==> flow/design.v <==
`timescale 1ns/1ps
  module sbox(
    input [63:0] x0, x1, x2, x3, x4,
    output [63:0] sl0, sl1, sl2, sl3, sl4
    );
            assign sl0 = (x4 & x1) ^ x3 ^ (x2 & x1) ^ x2 ^ (x1 & x0) ^ x1 ^ x0;      
            assign sl1 = x4 ^ (x3 & x2) ^ (x3 & x1) ^ x3 ^ x2 ^ x1 ^ x0 ^ (x2 & x1);
            assign sl2 = (x4 & x3) ^ x4 ^ x2 ^ x1 ^ 64'hffffffffffffffff;               
            assign sl3 = (x4 & x0) ^ (x3 & x0) ^ x4 ^ x3 ^ x2 ^x1 ^ x0;                 
            assign sl4 = (x4 & x1) ^ x4 ^ x3 ^ (x1 & x0) ^ x1;                          
        endmodule
`timescale 1ns / 1ps
module linear_sub(
        input [63:0] x0, x1, x2, x3, x4,
    output [63:0] o0, o1, o2, o3, o4
    );
    assign o0 = x0 ^ ((x0 >> 19) | ((x0 & (1<<19)-1) << (64-19))) ^ ((x0 >> 28) | ((x0 & (1<<28)-1) << (64-28)));
    assign o1 = x1 ^ ((x1 >> 61) | ((x1 & (1<<61)-1) << (64-61))) ^ ((x1 >> 39) | ((x1 & (1<<39)-1) << (64-39)));
    assign o2 = x2 ^ ((x2 >> 1)  | ((x2 & (1<<1)-1) << (64-1)))   ^ ((x2 >> 6)  | ((x2 & (1<<6)-1)  << (64-6)));
    assign o3 = x3 ^ ((x3 >> 10) | ((x3 & (1<<10)-1) << (64-10))) ^ ((x3 >> 17) | ((x3 & (1<<17)-1) << (64-17)));
    assign o4 = x4 ^ ((x4 >> 7)  | ((x4 & (1<<7)-1) << (64-7)))   ^ ((x4 >> 41) | ((x4 & (1<<41)-1) << (64-41)));
endmodule
module RND_Const(
    input  [63:0] x2_in,
    input  [3:0]  rnd,
    input [3:0] rnds,
    output [63:0] x2_out
);
reg [63:0] out_buf;
reg [7:0] rc;
assign x2_out = out_buf;
always @(*) begin
    if(rnds==6)
        rc = 8'h96 - rnd*8'h0F;
    else if(rnds==8)
        rc = 8'hB4 - rnd*8'h0F;
    else
        rc = 8'hF0 - rnd*8'h0F;
    out_buf = x2_in ^ {56'd0, rc};
end
endmodule
`timescale 1ns / 1ps
module Perm(
    input clk,
    input [319:0] S,
    input start,
    input [3:0]rnd_type,
    output reg finish,
    output reg [319:0] S_out
    );
    wire [63:0] x0,x1,x2,x3,x4;
    reg [63:0] x0_t,x1_t,x2_t,x3_t,x4_t;
    reg [3:0] rnd_total,rnd_no;
    always@(posedge clk)begin
    if(start==1)begin
    {x0_t,x1_t,x2_t,x3_t,x4_t}<=S;
    rnd_total<=rnd_type;
    rnd_no<=0;
    finish<=0;
    end
    else if(start!=1 && rnd_no<rnd_total) begin
    x0_t <= x0;
    x1_t <= x1;
    x2_t <= x2;
    x3_t <= x3;
    x4_t <= x4;
    rnd_no<=rnd_no+1;
    end
    else if(rnd_no==rnd_total)begin
    finish<=1;
    S_out<={x0_t,x1_t,x2_t,x3_t,x4_t};
    end
    end
    wire [63:0]a1;
    RND_Const  L1(.rnds(rnd_total),.x2_in(x2_t),.rnd(rnd_no),.x2_out(a1));
    wire [63:0] b0,b1,b2,b3,b4;
    sbox L2(.x0(x0_t),.x1(x1_t),.x2(a1),.x3(x3_t),.x4(x4_t),
            .sl0(b0),.sl1(b1),.sl2(b2),.sl3(b3),.sl4(b4));
    linear_sub L3(.x0(b0),.x1(b1),.x2(b2),.x3(b3),.x4(b4),
            .o0(x0),.o1(x1),.o2(x2),.o3(x3),.o4(x4));
 endmodule           
`timescale 1ns / 1ps
module initialization(
    input [127:0]key,
    input [127:0]nonce,
    input clk,
    input rst,
    input start,
    output reg finish,
    output reg [319:0] state
 );
   reg [319:0]S;
   wire[319:0] perm_out;
   reg [2:0]layer;
   reg perm_start;
   wire perm_done;
   localparam [63:0] IV= 64'h00001000808c0001;
   localparam [3:0] rnd= 4'd12;
   localparam Idle=2'd0;
   localparam Permu=2'd1;
   localparam key_xor =2'd2;
   localparam done =2'd3;
   always@(posedge clk)begin
   if(rst) begin
   layer<= Idle;
   perm_start<=0;
   finish<=0;
   end
   else begin
   case(layer)
       Idle: begin
       if(start) begin
       finish<=0;
       S<={IV,key,nonce};
       perm_start <=1'b1;
       layer<=Permu;
       end
       end
       Permu: begin
       perm_start<=0;
       if(perm_done && !perm_start)begin
       layer<=key_xor;
       S<=perm_out;
       end
       end
       key_xor:begin
       S<=S^{192'b0,key};
       layer<=done;
       end
       done: begin
       state<=S;
       finish<=1;
       layer<=Idle;
       end
       endcase
       end
       end
       Perm P(.clk(clk),.S(S),.start(perm_start),.rnd_type(rnd),.finish(perm_done),.S_out(perm_out));
endmodule
; ---- Reports on initialization
; Module initialization before and after one edit of its RTL, step after step.
; "orig" refers to lines of the RTL above, "edited" to lines of the edited file.
; "change" is "edited" less "orig", of the values as shown.
; The mark -- stands for no value.
[inputs]
top = initialization
clock = clk
lib = sky130hd
lib_corner = tt_025C_1v80

; ---- The edit
; The edit as a unified diff against the file above.
; A script made this edit. It changes what the design does and was not meant as an optimisation.
; begin of diff
@@ -75,6 +75,14 @@
     RND_Const  L1(.rnds(rnd_total),.x2_in(x2_t),.rnd(rnd_no),.x2_out(a1));
     wire [63:0] b0,b1,b2,b3,b4;
+    wire [63:0] b1_m, b1_s;
+    wire [63:0] b3_m, b3_s;
+    wire [63:0] b4_m, b4_s;
     sbox L2(.x0(x0_t),.x1(x1_t),.x2(a1),.x3(x3_t),.x4(x4_t),
-            .sl0(b0),.sl1(b1),.sl2(b2),.sl3(b3),.sl4(b4));
+            .sl0(b0),.sl1(b1_m),.sl2(b2),.sl3(b3_m),.sl4(b4_m));
+    sbox L2_twin (.x0(x0_t), .x1(x1_t), .x2(~a1), .x3(x3_t), .x4(x4_t), .sl1(b1_s), .sl3(b3_s),
+        .sl4(b4_s));
+    assign b1 = b1_m ^ b1_s;
+    assign b3 = b3_m ^ b3_s;
+    assign b4 = b4_m ^ b4_s;
     linear_sub L3(.x0(b0),.x1(b1),.x2(b2),.x3(b3),.x4(b4),
             .o0(x0),.o1(x1),.o2(x2),.o3(x3),.o4(x4));
; end of diff

; ---- After elaboration
; Yosys after proc, flatten, opt, wreduce and memory -nomap, before mapping. Memory bits, and registers merged into a memory's read port (data or address), are not among the register bits. Print and check cells are not counted. Equal cells are merged and count once.
[op_classes]
columns = element, orig, edited, change
row1 = add_sub_neg, 2, 2, 0
row2 = mul, 1, 1, 0
row3 = compare, 1, 1, 0
row4 = n_eq, 6, 6, 0
row5 = mux, 20, 20, 0
row6 = bitwise, 60, 76, 16
row7 = n_reduce_logical, 16, 16, 0
[ops]
columns = operator, orig, edited, change
row1 = 64-bit bitwise XOR, 36, 49, 13
row2 = 64-bit bitwise AND, 8, 10, 2
row3 = 64-bit NOT, 1, 2, 1
row4 = 64-bit two-way mux, 10, 10, 0
row5 = 2-bit AND reduction, 4, 4, 0
row6 = 1-bit NOT, 3, 3, 0
row7 = 2-bit nonzero test, 3, 3, 0
row8 = 3-bit by 2-bit == test with 1-bit output with constant B, 2, 2, 0
row9 = 1-bit logical AND, 2, 2, 0
row10 = 1-bit two-way mux, 2, 2, 0
row11 = 3-bit two-way mux, 2, 2, 0
row12 = 320-bit two-way mux, 2, 2, 0
row13 = 2-bit != test with constant B, 2, 2, 0
row14 = 1-bit case mux with 2-bit select, 2, 2, 0
row15 = 3-bit AND reduction, 2, 2, 0
row16 = 4-bit by 1-bit adder with 4-bit output with constant B, 1, 1, 0
row17 = 3-bit by 1-bit == test with 1-bit output with constant B, 1, 1, 0
row18 = 4-bit == test with constant B, 1, 1, 0
row19 = 1-bit zero test, 1, 1, 0
row20 = 3-bit zero test, 1, 1, 0
row21 = 4-bit less-than comparator with constant B, 1, 1, 0
row22 = 4-bit by 4-bit multiplier with 8-bit output with constant B, 1, 1, 0
row23 = 23-bit by 64-bit bitwise OR with 64-bit output, 1, 1, 0
row24 = 25-bit by 64-bit bitwise OR with 64-bit output, 1, 1, 0
row25 = 3-bit by 64-bit bitwise OR with 64-bit output, 1, 1, 0
row26 = 36-bit by 64-bit bitwise OR with 64-bit output, 1, 1, 0
row27 = 45-bit by 64-bit bitwise OR with 64-bit output, 1, 1, 0
row28 = 47-bit by 64-bit bitwise OR with 64-bit output, 1, 1, 0
; The list need not be complete.
[word_totals]
columns = element, orig, edited, change
row1 = ff_bits, 1290, 1290, 0
row2 = out_inout_bits, 321, 321, 0
row3 = word_cells, 119, 135, 16

; ---- Longest topological paths
; Depth = most cells in a row (Yosys ltp): at word level without a register or memory, in the mapped netlist without a sequential cell, where the memories' decode and read muxes count.
[logic_depth]
columns = element, orig, edited, change
row1 = ltp_word, 16, 18, 2
row2 = abc_area, 0, 0, --
row3 = mapped_depth, 14, 14, 0
row4 = depth_no_buf, 14, 14, 0

; ---- After synthesis
; Yosys stat after the flow's synthesis: flattened, memories mapped to cells. It holds for the ABC_AREA given above (unset counts as 0); a run with the other value may have another netlist.
[by_type]
columns = cell_type, orig, edited, change
row1 = sky130_fd_sc_hd__xnor2_1, 903, 508, -395
row2 = sky130_fd_sc_hd__mux2_2, 218, 105, -113
row3 = sky130_fd_sc_hd__nor3_1, 114, 1, -113
row4 = sky130_fd_sc_hd__o21ai_0, 232, 124, -108
row5 = sky130_fd_sc_hd__nand2_1, 490, 410, -80
row6 = sky130_fd_sc_hd__nor2_1, 79, 9, -70
row7 = sky130_fd_sc_hd__nand2b_1, 12, 71, 59
row8 = sky130_fd_sc_hd__and2_1, 65, 122, 57
row9 = sky130_fd_sc_hd__and3_1, 57, 0, -57
row10 = sky130_fd_sc_hd__nor2b_1, 115, 65, -50
row11 = sky130_fd_sc_hd__xor2_1, 354, 317, -37
row12 = sky130_fd_sc_hd__o21ai_1, 2, 27, 25
row13 = sky130_fd_sc_hd__xnor2_2, 19, 5, -14
row14 = sky130_fd_sc_hd__clkbuf_1, 127, 117, -10
row15 = sky130_fd_sc_hd__mux2i_1, 9, 2, -7
row16 = sky130_fd_sc_hd__xnor3_1, 13, 9, -4
row17 = sky130_fd_sc_hd__xnor3_2, 4, 1, -3
row18 = sky130_fd_sc_hd__inv_1, 17, 15, -2
; The list need not be complete.
[mapped]
columns = element, orig, edited, change
row1 = mapped_cells, 4439, 3511, -928
row2 = mapped_area_mm2, 0.0615953, 0.0544735, -0.0071218
row3 = flip_flops, 1291, 1291, 0
row4 = buffers, 140, 126, -14
; By module: a second synthesis without flattening, with its own total; a netlist apart from the flattened one above.
[hier_totals]
columns = element, orig, edited, change
row1 = hier_cells, 4152, 5558, 1406
row2 = hier_area_mm2, 0.0657255, 0.0762118, 0.0104863
; Rows give one instance, submodules left out.
[by_module_orig]
columns = module, n_inst, n_cells, mod_area_mm2, seq_area_mm2
row1 = initialization, 1, 1503, 0.0246637, 0.0193385
row2 = Perm, 1, 1039, 0.0236915, 0.0194386
row3 = sbox, 1, 1152, 0.0085595, 0
row4 = linear_sub, 1, 320, 0.0076899, 0
row5 = RND_Const, 1, 138, 0.0011211, 0
[by_module_edited]
columns = module, n_inst, n_cells, mod_area_mm2, seq_area_mm2
row1 = Perm, 1, 1295, 0.0256133, 0.0194386
row2 = initialization, 1, 1503, 0.0246637, 0.0193385
row3 = sbox, 2, 1152, 0.0085595, 0
row4 = linear_sub, 1, 320, 0.0076899, 0
row5 = RND_Const, 1, 136, 0.0011261, 0

; ---- Path before layout
; Path of least setup slack by OpenSTA after synthesis, without wires, with an ideal clock, recovery checks aside; 20% of the period is set as input and as output delay. Where synthesis merged equal registers, the netlist keeps one of their names.
[synth_path]
columns = element, orig, edited, change
row1 = path_type, flip-flop to flip-flop, flip-flop to flip-flop, --
row2 = from, reg perm_start, reg perm_start, --
row3 = to, reg P.S_out[0], reg P.S_out[0], --
row4 = tclk_ns, 5.0, 5.0, 0.0
row5 = t_arrival_ns, 39.731, 39.677, -0.054
row6 = required_time_ns, 0.625, 0.625, 0.000
row7 = setup_slack_ns, -39.106, -39.052, 0.054
row8 = path_delay_ns, 44.106, 44.052, -0.054
row9 = stages, 6, 6, 0
row10 = path_buffers, 3, 3, 0
row11 = synth_period_reached_ns, 44.106, 44.052, -0.054
; "path_delay_ns" = arrival - input delay + setup time.
; "stages" counts driving pins, that of a launching flip-flop among them; a cell with two outputs on the path counts twice.
; "synth_period_reached_ns" = period - worst setup slack (recovery checks aside). The figure is calculated, with input and output delays left at 20% of the set period.
; Between the ends stands the longest chain of elaborated cells between them, by number of cells; it is not shown to be the way that was timed. Of several equally long chains one is given.
; Each line given opens the expression or statement behind the cell; cells for indexed reads and writes are added by Yosys, which also makes memories of some case tables.
; A register here has more assigning lines than the two given.
[synth_between_orig]
path_cell_list = sky130_fd_sc_hd__dfxtp_1 > sky130_fd_sc_hd__clkbuf_1 > sky130_fd_sc_hd__clkbuf_1 > sky130_fd_sc_hd__clkbuf_1 > sky130_fd_sc_hd__nand2b_1 > sky130_fd_sc_hd__nor2_1
elab_chain_len = 4
cone_cells = 4
cone_lines = 1
classes_between = logic: 2; reduce/logical: 2
[synth_lines_orig]
columns = element, line_no
row1 = start: declaration, 95  ; reg perm_start;
row2 = start: assignment, 106  ; perm_start<=0;
row3 = start: assignment, 115  ; perm_start <=1'b1;
row4 = 1-bit NOT, 61  ; else if(start!=1 && rnd_no<rnd_total) begin
row5 = 1-bit logical AND, 61
row6 = 1-bit NOT, --
row7 = 3-bit AND reduction, --
row8 = end: assignment, 71  ; S_out<={x0_t,x1_t,x2_t,x3_t,x4_t};
row9 = end: declaration, 49  ; output reg [319:0] S_out
[synth_between_edited]
path_cell_list = sky130_fd_sc_hd__dfxtp_1 > sky130_fd_sc_hd__buf_2 > sky130_fd_sc_hd__clkbuf_1 > sky130_fd_sc_hd__clkbuf_1 > sky130_fd_sc_hd__nand2b_1 > sky130_fd_sc_hd__nor2_1
elab_chain_len = 4
cone_cells = 4
cone_lines = 1
classes_between = logic: 2; reduce/logical: 2
[synth_lines_edited]
columns = element, line_no
row1 = start: declaration, 103  ; reg perm_start;
row2 = start: assignment, 114  ; perm_start<=0;
row3 = start: assignment, 123  ; perm_start <=1'b1;
row4 = 1-bit NOT, 61  ; else if(start!=1 && rnd_no<rnd_total) begin
row5 = 1-bit logical AND, 61
row6 = 1-bit NOT, --
row7 = 3-bit AND reduction, --
row8 = end: assignment, 71  ; S_out<={x0_t,x1_t,x2_t,x3_t,x4_t};
row9 = end: declaration, 49  ; output reg [319:0] S_out

; ---- Worst path after layout
; From the final timing report of the runs of pair 1: the path of least setup slack in the routed layout; clock arrival at registers is part of the times.
[layout_path]
columns = element, orig, edited, change
row1 = path_type, flip-flop to flip-flop, flip-flop to flip-flop, --
row2 = from, reg P.rnd_no[2], reg P.rnd_no[2], --
row3 = to, reg P.x0_t[49], reg P.x0_t[49], --
row4 = tclk_ns, 4.25, 4.25, 0.00
row5 = t_arrival_ns, 4.48, 4.45, -0.03
row6 = required_time_ns, 4.82, 4.78, -0.04
row7 = setup_slack_ns, 0.34, 0.32, -0.02
row8 = stages, 14, 14, 0
row9 = path_buffers, 1, 0, -1
; Between the ends stands the longest chain of elaborated cells between them, by number of cells; it is not shown to be the way that was timed. Of several equally long chains one is given.
; orig: The path ends at the data pin of a flip-flop with enable; ways to the enable are not counted.
[layout_between_orig]
path_cell_list = sky130_fd_sc_hd__dfxtp_1 > sky130_fd_sc_hd__inv_1 > sky130_fd_sc_hd__fa_1 > sky130_fd_sc_hd__ha_1 > sky130_fd_sc_hd__inv_1 > sky130_fd_sc_hd__ha_1 > sky130_fd_sc_hd__fa_1 > sky130_fd_sc_hd__xnor3_2 > sky130_fd_sc_hd__xnor2_1 > sky130_fd_sc_hd__o21ai_1 > sky130_fd_sc_hd__xor2_1 > sky130_fd_sc_hd__buf_4 > sky130_fd_sc_hd__xnor2_1 > sky130_fd_sc_hd__mux2_2
elab_chain_len = 14
cone_cells = 16
classes_between = add/sub: 1; mul: 1; compare: 1; mux: 2; logic: 10; reduce/logical: 1
[layout_lines_orig]
columns = element, line_no
row1 = start: declaration, 53  ; reg [3:0] rnd_total,rnd_no;
row2 = start: assignment, 58  ; rnd_no<=0;
row3 = start: assignment, 67  ; rnd_no<=rnd_no+1;
row4 = 4-bit by 4-bit multiplier with 8-bit output, 38  ; rc = 8'hF0 - rnd*8'h0F;
row5 = 8-bit subtractor, 38
row6 = 64-bit by 8-bit bitwise XOR with 64-bit output, 39  ; out_buf = x2_in ^ {56'd0, rc};
row7 = 64-bit bitwise AND, 6  ; assign sl0 = (x4 & x1) ^ x3 ^ (x2 & x1) ^ x2 ^ (x1 & x0) ^ x1 ^ x0;
row8 = 64-bit bitwise XOR x5, 6
row9 = 45-bit by 64-bit bitwise OR with 64-bit output, 17  ; assign o0 = x0 ^ ((x0 >> 19) | ((x0 & (1<<19)-1) << (64-19))) ^ ((x0 >> 28) | ((x0 & (1<<28)-1) << (64-28)));
row10 = 64-bit bitwise XOR x2, 17
row11 = 64-bit two-way mux, 61  ; else if(start!=1 && rnd_no<rnd_total) begin
row12 = 64-bit two-way mux, 55  ; if(start==1)begin
row13 = end: assignment, 62  ; x0_t <= x0;
row14 = end: declaration, 52  ; reg [63:0] x0_t,x1_t,x2_t,x3_t,x4_t;
; edited: The path ends at the data pin of a flip-flop with enable; ways to the enable are not counted.
[layout_between_edited]
path_cell_list = sky130_fd_sc_hd__dfxtp_1 > sky130_fd_sc_hd__inv_1 > sky130_fd_sc_hd__fa_1 > sky130_fd_sc_hd__inv_1 > sky130_fd_sc_hd__ha_1 > sky130_fd_sc_hd__inv_1 > sky130_fd_sc_hd__ha_1 > sky130_fd_sc_hd__fa_1 > sky130_fd_sc_hd__xnor3_1 > sky130_fd_sc_hd__xnor2_1 > sky130_fd_sc_hd__o21ai_1 > sky130_fd_sc_hd__xor2_2 > sky130_fd_sc_hd__xnor2_1 > sky130_fd_sc_hd__mux2_2
elab_chain_len = 14
cone_cells = 16
classes_between = add/sub: 1; mul: 1; compare: 1; mux: 2; logic: 10; reduce/logical: 1
[layout_lines_edited]
columns = element, line_no
row1 = start: declaration, 53  ; reg [3:0] rnd_total,rnd_no;
row2 = start: assignment, 58  ; rnd_no<=0;
row3 = start: assignment, 67  ; rnd_no<=rnd_no+1;
row4 = 4-bit by 4-bit multiplier with 8-bit output, 38  ; rc = 8'hF0 - rnd*8'h0F;
row5 = 8-bit subtractor, 38
row6 = 64-bit by 8-bit bitwise XOR with 64-bit output, 39  ; out_buf = x2_in ^ {56'd0, rc};
row7 = 64-bit bitwise AND, 6  ; assign sl0 = (x4 & x1) ^ x3 ^ (x2 & x1) ^ x2 ^ (x1 & x0) ^ x1 ^ x0;
row8 = 64-bit bitwise XOR x5, 6
row9 = 45-bit by 64-bit bitwise OR with 64-bit output, 17  ; assign o0 = x0 ^ ((x0 >> 19) | ((x0 & (1<<19)-1) << (64-19))) ^ ((x0 >> 28) | ((x0 & (1<<28)-1) << (64-28)));
row10 = 64-bit bitwise XOR x2, 17
row11 = 64-bit two-way mux, 61  ; else if(start!=1 && rnd_no<rnd_total) begin
row12 = 64-bit two-way mux, 55  ; if(start==1)begin
row13 = end: assignment, 62  ; x0_t <= x0;
row14 = end: declaration, 52  ; reg [63:0] x0_t,x1_t,x2_t,x3_t,x4_t;

; ---- Flow runs
; Runs of the flow (Yosys, OpenROAD) on both versions; the two runs of a pair have the same settings. The constraints put input and output delay at 20% of the set period each and load the outputs with 0.01 pF.
[flow_settings_pair_1]
CORE_UTILIZATION = 35
period_ns = 4.25
CAP_MARGIN = 20
CORE_MARGIN = 2
SLEW_MARGIN = 20
[measured_pair_1]
columns = element, orig, edited, change
row1 = post_synth_area_mm2, 0.0615953, 0.0544735, -0.0071218
row2 = design_die_area_mm2, 0.179356, 0.15881, -0.020546
row3 = post_route_stdcell_area_mm2, 0.0759178, 0.0678976, -0.0080202
row4 = fin_ws_ns, 0.343, 0.324, -0.019
row5 = final_setup_tns_ns, 0.000, 0.000, 0.000
row6 = ws_hold_ns, 0.445, 0.432, -0.013
row7 = achieved_period_ns, 3.907, 3.926, 0.019
[flow_settings_pair_2]
ABC_AREA = 1
CELL_PAD_IN_SITES_DETAIL_PLACEMENT = 0
CORE_UTILIZATION = 15
GPL_ROUTABILITY_DRIVEN = 0
MIN_ROUTING_LAYER = met1
PLACE_DENSITY_LB_ADDON = 0.18
SETUP_SLACK_MARGIN = 0.11
TNS_END_PERCENT = 15
period_ns = 2.94
CAP_MARGIN = 20
CORE_MARGIN = 2
SLEW_MARGIN = 20
[measured_pair_2]
columns = element, orig, edited, change
row1 = post_synth_area_mm2, 0.0635334, 0.0559837, -0.0075497
row2 = design_die_area_mm2, 0.428776, 0.378127, -0.050649
row3 = post_route_stdcell_area_mm2, 0.0867157, 0.0759829, -0.0107328
row4 = fin_ws_ns, -0.395, -0.294, 0.101
row5 = final_setup_tns_ns, -11.538, -3.972, 7.566
row6 = ws_hold_ns, 0.403, 0.354, -0.049
row7 = achieved_period_ns, 3.335, 3.234, -0.101
; By "achieved_period_ns" is meant the clock period of the run minus its worst setup slack. This is arithmetic on one report: input and output delays are still those of the set period (20% each).
